==> flow/design.v <==
module baud_gen #(
    parameter DIV_WIDTH = 20
)(
    input  wire                 clk,
    input  wire                 rst_n,
    input  wire [DIV_WIDTH-1:0] divisor,
    output reg                  tick_16x
);
    reg [DIV_WIDTH-1:0] counter;
    always @(posedge clk or negedge rst_n) begin
        if (!rst_n) begin
            counter  <= 0;
            tick_16x <= 0;
        end else begin
            if (divisor <= 1) begin
                tick_16x <= 1'b0;
                counter  <= 0;
            end
            else if (counter == divisor - 1) begin
                tick_16x <= 1'b1;
                counter  <= 0;
            end 
            else begin
                tick_16x <= 1'b0;
                counter  <= counter + 1;
            end
        end
    end
endmodule
module sync_fifo #(
    parameter DATA_WIDTH = 8,
    parameter DEPTH      = 16
)(
    input  wire                  clk,
    input  wire                  rst_n,
    input  wire                  wr_en,
    input  wire [DATA_WIDTH-1:0] din,
    input  wire                  rd_en,
    output wire [DATA_WIDTH-1:0] dout,  
    output wire                  full,
    output wire                  empty
);
    localparam PTR_WIDTH = $clog2(DEPTH);
    reg [DATA_WIDTH-1:0] mem [0:DEPTH-1];
    reg [PTR_WIDTH:0]    count;
    reg [PTR_WIDTH-1:0]  wr_ptr, rd_ptr;
    assign dout  = mem[rd_ptr];
    assign full  = (count == DEPTH);
    assign empty = (count == 0);
    always @(posedge clk or negedge rst_n) begin
        if (!rst_n) begin
            count  <= 0;
            wr_ptr <= 0;
            rd_ptr <= 0;
        end else begin
            case ({wr_en && !full, rd_en && !empty})
                2'b10: begin  
                    mem[wr_ptr] <= din;
                    wr_ptr      <= (wr_ptr == DEPTH-1) ? 0 : wr_ptr + 1;
                    count       <= count + 1;
                end
                2'b01: begin  
                    rd_ptr      <= (rd_ptr == DEPTH-1) ? 0 : rd_ptr + 1;
                    count       <= count - 1;
                end
                2'b11: begin  
                    mem[wr_ptr] <= din;
                    wr_ptr      <= (wr_ptr == DEPTH-1) ? 0 : wr_ptr + 1;
                    rd_ptr      <= (rd_ptr == DEPTH-1) ? 0 : rd_ptr + 1;
                end
                default: ; 
            endcase
        end
    end
endmodule
module uart_tx (
    input  wire       clk,
    input  wire       rst_n,
    input  wire       tx_start,     
    input  wire [7:0] din,          
    input  wire       s_tick,
    output reg        tx_busy,     
    output reg        tx
);
    localparam [1:0] IDLE=0, START=1, DATA=2, STOP=3;
    reg [1:0] state, next_state;
    reg [3:0] s_count;
    reg [2:0] n_count;
    reg [7:0] tx_reg;
    always @(posedge clk or negedge rst_n) begin
        if (!rst_n) begin
            state   <= IDLE;
            s_count <= 0;
            n_count <= 0;
            tx_reg  <= 0;
            tx      <= 1'b1;
        end else begin
            state <= next_state;
            case (state)
                IDLE: begin
                    tx <= 1'b1;
                    if (tx_start) begin
                        tx_reg  <= din;
                        s_count <= 0;
                    end
                end
                START: begin
                    tx <= 1'b0;
                    n_count <= 0; 
                    if (s_tick) s_count <= (s_count == 15) ? 0 : s_count + 1;
                end
                DATA: begin
                    tx <= tx_reg[0];  
                    if (s_tick) begin
                        if (s_count == 15) begin
                            s_count <= 0;
                            tx_reg  <= tx_reg >> 1;
                            if (n_count < 7) n_count <= n_count + 1;
                        end else s_count <= s_count + 1;
                    end
                end
                STOP: begin
                    tx <= 1'b1;
                    if (s_tick) begin
                        if (s_count == 15) s_count <= 0;
                        else s_count <= s_count + 1;
                    end
                end
            endcase
        end
    end
    always @(*) begin
        next_state = state;
        tx_busy    = 1'b1; 
        case (state)
            IDLE: begin
                tx_busy = 1'b0; 
                if (tx_start) next_state = START;
            end
            START: if (s_tick && s_count == 15) next_state = DATA;
            DATA:  if (s_tick && s_count == 15 && n_count == 7) next_state = STOP;
            STOP:  if (s_tick && s_count == 15) next_state = IDLE;
        endcase
    end
endmodule
module uart_rx (
    input  wire       clk,
    input  wire       rst_n,
    input  wire       rx,          
    input  wire       s_tick,
    output reg  [7:0] dout,
    output reg        rx_done_tick
);
    localparam [1:0] IDLE=0, START=1, DATA=2, STOP=3;
    reg [1:0] state, next_state;
    reg [3:0] s_count;
    reg [2:0] n_count;
    reg [7:0] rx_reg;
    always @(posedge clk or negedge rst_n) begin
        if (!rst_n) begin
            state   <= IDLE;
            s_count <= 0;
            n_count <= 0;
            rx_reg  <= 0;
            dout    <= 0;
            rx_done_tick <= 0;
        end else begin
            state <= next_state;
            rx_done_tick <= 1'b0;
            case (state)
                IDLE: if (~rx) s_count <= 0;
                START: begin
                    n_count <= 0;  
                    if (s_tick) s_count <= (s_count == 7) ? 0 : s_count + 1;
                end
                DATA: if (s_tick) begin
                    if (s_count == 15) begin
                        s_count <= 0;
                        rx_reg <= {rx, rx_reg[7:1]};
                        if (n_count < 7) n_count <= n_count + 1;
                    end else s_count <= s_count + 1;
                end
                STOP: if (s_tick) begin
                    if (s_count == 15) begin
                         rx_done_tick <= 1'b1;
                         dout <= rx_reg;
                         s_count <= 0;
                    end else s_count <= s_count + 1;
                end
            endcase
        end
    end
    always @(*) begin
        next_state = state;
        case (state)
            IDLE:  if (~rx) next_state = START;
            START: if (s_tick && s_count == 7) next_state = (~rx) ? DATA : IDLE;
            DATA:  if (s_tick && s_count == 15 && n_count == 7) next_state = STOP;
            STOP:  if (s_tick && s_count == 15) next_state = IDLE;
        endcase
    end
endmodule
    module apb_uart (
    input  wire        pclk,
    input  wire        presetn,
    input  wire [31:0] paddr,
    input  wire        psel,
    input  wire        penable,
    input  wire        pwrite,
    input  wire [31:0] pwdata,
    output reg  [31:0] prdata,
    output wire        pready,
    output wire        pslverr,
    output wire        tx_o,
    input  wire        rx_i
);
    initial begin
        if (16 < 2) $error("FIFO DEPTH must be >= 2");
    end
    wire rst_n = presetn; 
    assign pready  = 1'b1;   
    assign pslverr = 1'b0;
    reg rx_sync1, rx_sync2;
    always @(posedge pclk or negedge rst_n) begin
        if (!rst_n) begin
            rx_sync1 <= 1'b1;
            rx_sync2 <= 1'b1;
        end else begin
            rx_sync1 <= rx_i;
            rx_sync2 <= rx_sync1; 
        end
    end
    reg  [19:0] baud_divisor;
    wire        s_tick;
    wire [7:0]  tx_fifo_out, rx_fifo_out, rx_data_raw;
    wire        tx_full, tx_empty, rx_full, rx_empty;
    wire        rx_done_tick;
    wire        uart_tx_busy;
    reg         tx_fifo_rd_en;
    reg         uart_tx_start;
    reg  [7:0]  uart_tx_data_latched;
    wire wr_en = psel & penable & pwrite;
    wire rd_en = psel & penable & ~pwrite;
    wire [3:0] addr = paddr[3:0];
    localparam [1:0] S_TX_IDLE = 0, S_TX_POP = 1, S_TX_START = 2;
    reg [1:0] tx_fsm_state;
    always @(posedge pclk or negedge rst_n) begin
        if (!rst_n) begin
            tx_fsm_state   <= S_TX_IDLE;
            tx_fifo_rd_en  <= 0;
            uart_tx_start  <= 0;
            uart_tx_data_latched <= 0;
        end else begin
            tx_fifo_rd_en <= 0;
            uart_tx_start <= 0;
            case (tx_fsm_state)
                S_TX_IDLE: begin
                    if (!tx_empty && !uart_tx_busy && !uart_tx_start) begin  
                        tx_fifo_rd_en <= 1; 
                        uart_tx_data_latched <= tx_fifo_out;
                        tx_fsm_state <= S_TX_START;
                    end
                end
                S_TX_START: begin
                    uart_tx_start <= 1; 
                    tx_fsm_state  <= S_TX_IDLE;
                end
                default: tx_fsm_state <= S_TX_IDLE;
            endcase
        end
    end
    always @(posedge pclk or negedge rst_n) begin
        if (!rst_n) baud_divisor <= 20'd325;
        else if (wr_en && addr == 4'h08) baud_divisor <= pwdata[19:0];
    end
    always @(*) begin
        prdata = 32'b0;
        case (addr)
            4'h00: prdata = {24'b0, rx_fifo_out}; 
            4'h04: prdata = {30'b0, rx_empty, tx_full};
            4'h08: prdata = {12'b0, baud_divisor};
            default: prdata = 32'b0;
        endcase
    end
    baud_gen #(.DIV_WIDTH(20)) u_baud (
        .clk(pclk), .rst_n(rst_n),
        .divisor(baud_divisor), .tick_16x(s_tick)
    );
    sync_fifo #(.DATA_WIDTH(8), .DEPTH(16)) u_tx_fifo (
        .clk(pclk), .rst_n(rst_n),
        .wr_en(wr_en && (addr == 4'h00)),
        .din(pwdata[7:0]),
        .rd_en(tx_fifo_rd_en), 
        .dout(tx_fifo_out), 
        .full(tx_full), .empty(tx_empty)
    );
    uart_tx u_tx (
        .clk(pclk), .rst_n(rst_n),
        .tx_start(uart_tx_start),
        .din(uart_tx_data_latched),
        .s_tick(s_tick),
        .tx_busy(uart_tx_busy),
        .tx(tx_o)
    );
    sync_fifo #(.DATA_WIDTH(8), .DEPTH(16)) u_rx_fifo (
        .clk(pclk), .rst_n(rst_n),
        .wr_en(rx_done_tick),
        .din(rx_data_raw),
        .rd_en(rd_en && (addr == 4'h00)),
        .dout(rx_fifo_out),
        .full(rx_full), .empty(rx_empty)
    );
    uart_rx u_rx (
        .clk(pclk), .rst_n(rst_n),
        .rx(rx_sync2), 
        .s_tick(s_tick),
        .dout(rx_data_raw),
        .rx_done_tick(rx_done_tick)
    );
endmodule
Reports on apb_uart
The steps from the RTL of apb_uart to its reports follow in flow order.
Lines are those of the file above, counted from 1.
Library cell names are shortened.
{"block": "setup", "top_module": "apb_uart", "clk_port": "pclk", "library": "sky130hd", "pvt_corner": "tt_025C_1v80"}

After elaboration
Source: Yosys, flattened and elaborated. Widths are those after wreduce. Registers that Yosys merges into a memory's read port (data or address) are not register bits. Print and check cells do not count.
{"block": "word_totals", "regBits": 381, "latch_bits": 0, "ramBits": 0, "romBits": 0, "clocked_rd_ports_x_width": 0, "memories": 0, "in_bits": 70, "output_inout_bits": 35, "elab_cells": 430}
{"block": "op_classes", "n_addsub": 14, "multipliers": 0, "div_mod_pow": 0, "compare": 3, "eq_ne": 134, "shifts": 0, "muxes": 126, "bitwise": 4, "n_reduce_logical": 91}
{"block": "op_table", "cell": "8-bit 2-to-1 mux", "count": 67}
{"block": "op_table", "cell": "8-bit parallel mux with 16-bit select", "count": 2}
{"block": "op_table", "cell": "4-bit equality test (second input constant)", "count": 35}
{"block": "op_table", "cell": "3-bit AND reduction", "count": 34}
{"block": "op_table", "cell": "2-bit by 1-bit != test with 1-bit output (second input constant)", "count": 44}
{"block": "op_table", "cell": "4-bit by 3-bit equality test with 1-bit output (second input constant)", "count": 18}
{"block": "op_table", "cell": "4-bit 2-to-1 mux", "count": 18}
{"block": "op_table", "cell": "20-bit parallel mux with 3-bit select", "count": 1}
{"block": "op_table", "cell": "20-bit 2-to-1 mux", "count": 2}
{"block": "op_table", "cell": "20-bit by 32-bit equality test with 1-bit output", "count": 1}
{"block": "op_table", "cell": "4-bit by 2-bit equality test with 1-bit output (second input constant)", "count": 8}
{"block": "op_table", "cell": "4-bit AND reduction", "count": 7}
{"block": "op_table", "cell": "4-bit by 1-bit adder with 4-bit output (second input constant)", "count": 6}
{"block": "op_table", "cell": "4-bit parallel mux with 3-bit select", "count": 2}
{"block": "op_table", "cell": "2-bit 2-to-1 mux", "count": 11}
{"block": "op_table", "cell": "20-bit by 1-bit subtractor with 21-bit output (second input constant)", "count": 1}
{"block": "op_table", "cell": "20-bit by 1-bit adder with 20-bit output (second input constant)", "count": 1}
{"block": "op_table", "cell": "20-bit by 1-bit less-or-equal comparator with 1-bit output (second input constant)", "count": 1}
{"block": "op_table", "cell": "4-bit logical NOT", "count": 5}
{"block": "op_table", "cell": "5-bit parallel mux with 2-bit select", "count": 2}
{"block": "op_table", "cell": "2-bit equality test (second input constant)", "count": 9}
{"block": "op_table", "cell": "2-bit nonzero test", "count": 9}
{"block": "op_table", "cell": "3-bit 2-to-1 mux", "count": 6}
{"block": "op_table", "cell": "4-bit by 1-bit equality test with 1-bit output (second input constant)", "count": 4}
{"block": "op_table", "cell": "8-bit parallel mux with 2-bit select", "count": 1}
{"block": "op_table", "cell": "2-bit parallel mux with 4-bit select", "count": 2}
{"block": "op_table", "cell": "1-bit logical AND", "count": 14}
{"block": "op_table", "cell": "2-bit != test (second input constant)", "count": 7}
Other operator kinds: 20; their cells: 54.

Longest topological paths
Yosys ltp: most cells in a row. Word level: on the elaborated netlist, between registers, memories and ports. Mapped: between sequential cells and ports; inverters and the memories' decode and read muxes count.
{"block": "logic_depth", "word_depth": 8, "abc_area": 0, "ltp_mapped": 13, "ltp_nobuf": 13}

After synthesis
Yosys stat after the flow's synthesis: flattened, memories mapped to cells. It holds for the ABC_AREA given above (unset counts as 0); a run with the other value may have another netlist.
{"block": "synth_totals", "mapped_cells": 1340, "mapped_area_um2": 17142.7, "seq_area_um2": 10903.0, "ff_cells": 384, "buffers": 86}
{"block": "types", "type": "edfxtp_1", "count": 256, "type_area_um2": 7.69E+03}
{"block": "types", "type": "dfrtp_1", "count": 118, "type_area_um2": 2.95E+03}
{"block": "types", "type": "mux2_2", "count": 46, "type_area_um2": 517.997}
{"block": "types", "type": "ha_1", "count": 37, "type_area_um2": 462.944}
{"block": "types", "type": "nand2_1", "count": 123, "type_area_um2": 461.693}
{"block": "types", "type": "o21ai_0", "count": 66, "type_area_um2": 330.317}
{"block": "types", "type": "a21oi_1", "count": 63, "type_area_um2": 315.302}
{"block": "types", "type": "nor2_1", "count": 71, "type_area_um2": 266.506}
{"block": "types", "type": "a22oi_1", "count": 35, "type_area_um2": 262.752}
{"block": "types", "type": "dfstp_2", "count": 10, "type_area_um2": 262.752}
{"block": "types", "type": "xnor2_1", "count": 30, "type_area_um2": 262.752}
{"block": "types", "type": "nand3_1", "count": 43, "type_area_um2": 215.206}
{"block": "types", "type": "clkbuf_1", "count": 51, "type_area_um2": 191.434}
{"block": "types", "type": "xor2_1", "count": 21, "type_area_um2": 183.926}
{"block": "types", "type": "a222oi_1", "count": 18, "type_area_um2": 180.173}
{"block": "types", "type": "nor3_1", "count": 29, "type_area_um2": 145.139}
{"block": "types", "type": "inv_1", "count": 38, "type_area_um2": 142.637}
{"block": "types", "type": "a221oi_1", "count": 16, "type_area_um2": 140.134}
Not listed: further types 59, cells in them 269.
By module: a second synthesis without flattening, with its own total; a netlist apart from the flattened one above.
{"block": "hier_totals", "cells_unflattened": 1325, "area_unflattened_um2": 17485.5}
Rows give one instance, submodules left out.
{"block": "modules", "module": "sync_fifo", "instances": 2, "n_cells": 402, "area_um2": 5888.1, "mod_seq_area_um2": 4169.0}
{"block": "modules", "module": "baud_gen (DIV_WIDTH=20)", "instances": 1, "n_cells": 193, "area_um2": 1694.1, "mod_seq_area_um2": 525.5}
{"block": "modules", "module": "apb_uart", "instances": 1, "n_cells": 116, "area_um2": 1661.6, "mod_seq_area_um2": 834.6}
{"block": "modules", "module": "uart_rx", "instances": 1, "n_cells": 99, "area_um2": 1239.9, "mod_seq_area_um2": 701.9}
{"block": "modules", "module": "uart_tx", "instances": 1, "n_cells": 113, "area_um2": 1113.6, "mod_seq_area_um2": 503.0}

Path before layout
Path of least setup slack by OpenSTA after synthesis, without wires, with an ideal clock, recovery checks aside; 20% of the period is set as input and as output delay. Where synthesis merged equal registers, the netlist keeps one of their names.
{"block": "synth_timing", "path_type": "input -> register", "startpoint": "input port paddr[1]", "endpoint": "register u_rx_fifo.mem[2][0]", "tclk_ps": 6000, "in_delay_ps": 1200, "setup_ps": 383, "t_first_pin_ps": 1200, "t_arrival_ps": 3649, "required_ps": 5617, "slack_ps": 1967, "path_delay_ps": 2832, "stages": 8, "path_buffers": 1, "period_less_setup_slack_ps": 4033}
"path_delay_ps" = arrival - input delay + setup time.
"stages" counts driving pins, that of a launching flip-flop among them; a cell with two outputs on the path counts twice.
"period_less_setup_slack_ps" = period - worst setup slack (recovery checks aside). The figure is calculated, with input and output delays left at 20% of the set period.
Between the ends stands the longest chain of elaborated cells between them, by number of cells; it is not shown to be the way that was timed. Of several equally long chains one is given.
Each line given opens the expression or statement behind the cell; cells for indexed reads and writes are added by Yosys, which also makes memories of some case tables.
Only ways into the end's enable, where the timed path ends, are counted here.
{"block": "synth_via", "cell_sequence": "nor2_1 > nand2_1 > nor4_1 > ha_1 > or2_2 > buf_1 > nand3_1 > nor3_1", "elab_chain_len": 7, "cells_between": 9, "cone_classes": "eq/ne (3); reduce/logical (6)"}
{"block": "synth_lines", "item": "start: declaration", "line_no": 206, "text": "input  wire [31:0] paddr,"}
{"block": "synth_lines", "item": "4-bit logical NOT", "line_no": 309, "text": ".rd_en(rd_en && (addr == 4'h00)),"}
{"block": "synth_lines", "item": "1-bit logical AND", "line_no": 309}
{"block": "synth_lines", "item": "1-bit logical AND", "line_no": 56, "text": "case ({wr_en && !full, rd_en && !empty})"}
{"block": "synth_lines", "item": "2-bit equality test", "line_no": 56}
{"block": "synth_lines", "item": "2-bit OR reduction"}
{"block": "synth_lines", "item": "2-bit by 1-bit != test with 1-bit output"}
{"block": "synth_lines", "item": "3-bit AND reduction"}
{"block": "synth_lines", "item": "end: assignment", "line_no": 58, "text": "mem[wr_ptr] <= din;"}
{"block": "synth_lines", "item": "end: assignment", "line_no": 67, "text": "mem[wr_ptr] <= din;"}
{"block": "synth_lines", "item": "end: declaration", "line_no": 44, "text": "reg [DATA_WIDTH-1:0] mem [0:DEPTH-1];"}

Path in the finished layout
Path of least setup slack in the final report of run B (OpenROAD, finished layout, wires in). Where an end is a register, its clock arrival counts in the times.
The path's times are printed in steps of 10 ps; the period is the one set.
{"block": "layout_timing", "path_type": "register -> output", "startpoint": "register u_rx_fifo.rd_ptr[0]", "endpoint": "output port prdata[3]", "tclk_ps": 6000, "out_delay_ps": 1200, "t_first_pin_ps": 590, "t_arrival_ps": 3580, "required_ps": 4800, "slack_ps": 1220, "stages": 10, "path_buffers": 1}
Between the ends stands the longest chain of elaborated cells between them, by number of cells; it is not shown to be the way that was timed. Of several equally long chains one is given.
At most two assigning lines are given for a register; there are more.
{"block": "layout_via", "cell_sequence": "dfrtp_1 > inv_1 > ha_1 > nor3_1 > nand2_1 > o21ai_0 > a221o_1 > o221ai_1 > nand2_1 > clkdlybuf4s50_1", "elab_chain_len": 3, "cells_between": 18, "cone_classes": "eq/ne (15); mux (2); reduce/logical (1)"}
{"block": "layout_lines", "item": "start: declaration", "line_no": 46, "text": "reg [PTR_WIDTH-1:0]  wr_ptr, rd_ptr;"}
{"block": "layout_lines", "item": "start: assignment", "line_no": 63, "text": "rd_ptr      <= (rd_ptr == DEPTH-1) ? 0 : rd_ptr + 1;"}
{"block": "layout_lines", "item": "start: assignment", "line_no": 69, "text": "rd_ptr      <= (rd_ptr == DEPTH-1) ? 0 : rd_ptr + 1;"}
{"block": "layout_lines", "item": "4-bit equality test", "line_no": 47, "text": "assign dout  = mem[rd_ptr];"}
{"block": "layout_lines", "item": "8-bit parallel mux with 16-bit select", "line_no": 47}
{"block": "layout_lines", "item": "20-bit parallel mux with 3-bit select", "line_no": 278, "text": "case (addr)"}
{"block": "layout_lines", "item": "end: declaration", "line_no": 211, "text": "output reg  [31:0] prdata,"}

Wiki page: apb_uart / flow data

Module apb_uart, platform sky130hd: 4 stored runs of the flow (Yosys, OpenROAD) with differing settings, in no particular order. Input and output delays are each 20% of the period that was set; the output load is 0.01 pF.
"achievedPeriod_ps" means the clock period less the worst setup slack. The figure is calculated, with input and output delays left at 20% of the set period.
"worst_setup_path_time_ps" means the part of the period allowed to the worst setup path (the constraints hold back 20% at inputs and 20% at outputs) less its slack; where the path has registers, the arrival times of their clocks count too.
"design_power_mw": no workload was simulated; the value follows from the tool's default switching activity.
"worst_setup_path_time_ps" is known to 10 ps.

{"run": "run A", "settings": { "ABC_AREA": 1, "CELL_PAD_IN_SITES_GLOBAL_PLACEMENT": 3, "CORE_ASPECT_RATIO": 1.57, "CORE_UTILIZATION": 49, "GPL_ROUTABILITY_DRIVEN": 1, "GPL_TIMING_DRIVEN": 1, "HOLD_SLACK_MARGIN": 0.1, "MIN_ROUTING_LAYER": "met2", "PLACE_DENSITY_LB_ADDON": 0.14, "SETUP_SLACK_MARGIN": 1.54, "TNS_END_PERCENT": 60, "period_ns": 7.75, "CAP_MARGIN": 20, "CORE_MARGIN": 2, "SLEW_MARGIN": 20 }, "outcome": "not finished: placement ended with error FLW-0024"}
{"run": "run B", "settings": { "CELL_PAD_IN_SITES_GLOBAL_PLACEMENT": 0, "CORE_ASPECT_RATIO": 1.08, "CORE_UTILIZATION": 40, "CTS_CLUSTER_DIAMETER": 60, "CTS_CLUSTER_SIZE": 73, "PLACE_DENSITY_LB_ADDON": 0.11, "SETUP_SLACK_MARGIN": 0.77, "SLEW_MARGIN": 35, "period_ns": 6.0, "CAP_MARGIN": 20, "CORE_MARGIN": 2 }, "results": { "worst_setup_path_time_ps": 3580, "timing.worst_path_kind": "register -> output", "tns_setup_ps": 0, "timing.hold.ws_ps": 354, "finish.utilization_frac": 0.458, "finalCellArea_um2": 19328.5, "fin_ws_ps": 1220, "dieArea_um2": 44530.3, "achievedPeriod_ps": 4780, "post_synth_area_um2": 17142.7, "design_power_mw": 6.475 }}
{"run": "run C", "settings": { "ABC_AREA": 1, "CORE_UTILIZATION": 17, "PLACE_DENSITY_LB_ADDON": 0.14, "period_ns": 7.75, "CAP_MARGIN": 20, "CORE_MARGIN": 2, "SLEW_MARGIN": 20 }, "results": { "worst_setup_path_time_ps": 3870, "timing.worst_path_kind": "register -> output", "tns_setup_ps": 0, "timing.hold.ws_ps": 377, "finish.utilization_frac": 0.209, "finalCellArea_um2": 20980.1, "fin_ws_ps": 2330, "dieArea_um2": 104035.0, "achievedPeriod_ps": 5420, "post_synth_area_um2": 17250.3, "design_power_mw": 5.382 }}
{"run": "run D", "settings": { "CORE_UTILIZATION": 63, "period_ns": 4.88, "CAP_MARGIN": 20, "CORE_MARGIN": 2, "SLEW_MARGIN": 20 }, "results": { "worst_setup_path_time_ps": 3580, "timing.worst_path_kind": "register -> output", "tns_setup_ps": 0, "timing.hold.ws_ps": 356, "finish.utilization_frac": 0.72, "finalCellArea_um2": 19287.2, "fin_ws_ps": 323, "dieArea_um2": 28545.8, "achievedPeriod_ps": 4557, "post_synth_area_um2": 17142.7, "design_power_mw": 8.330 }}
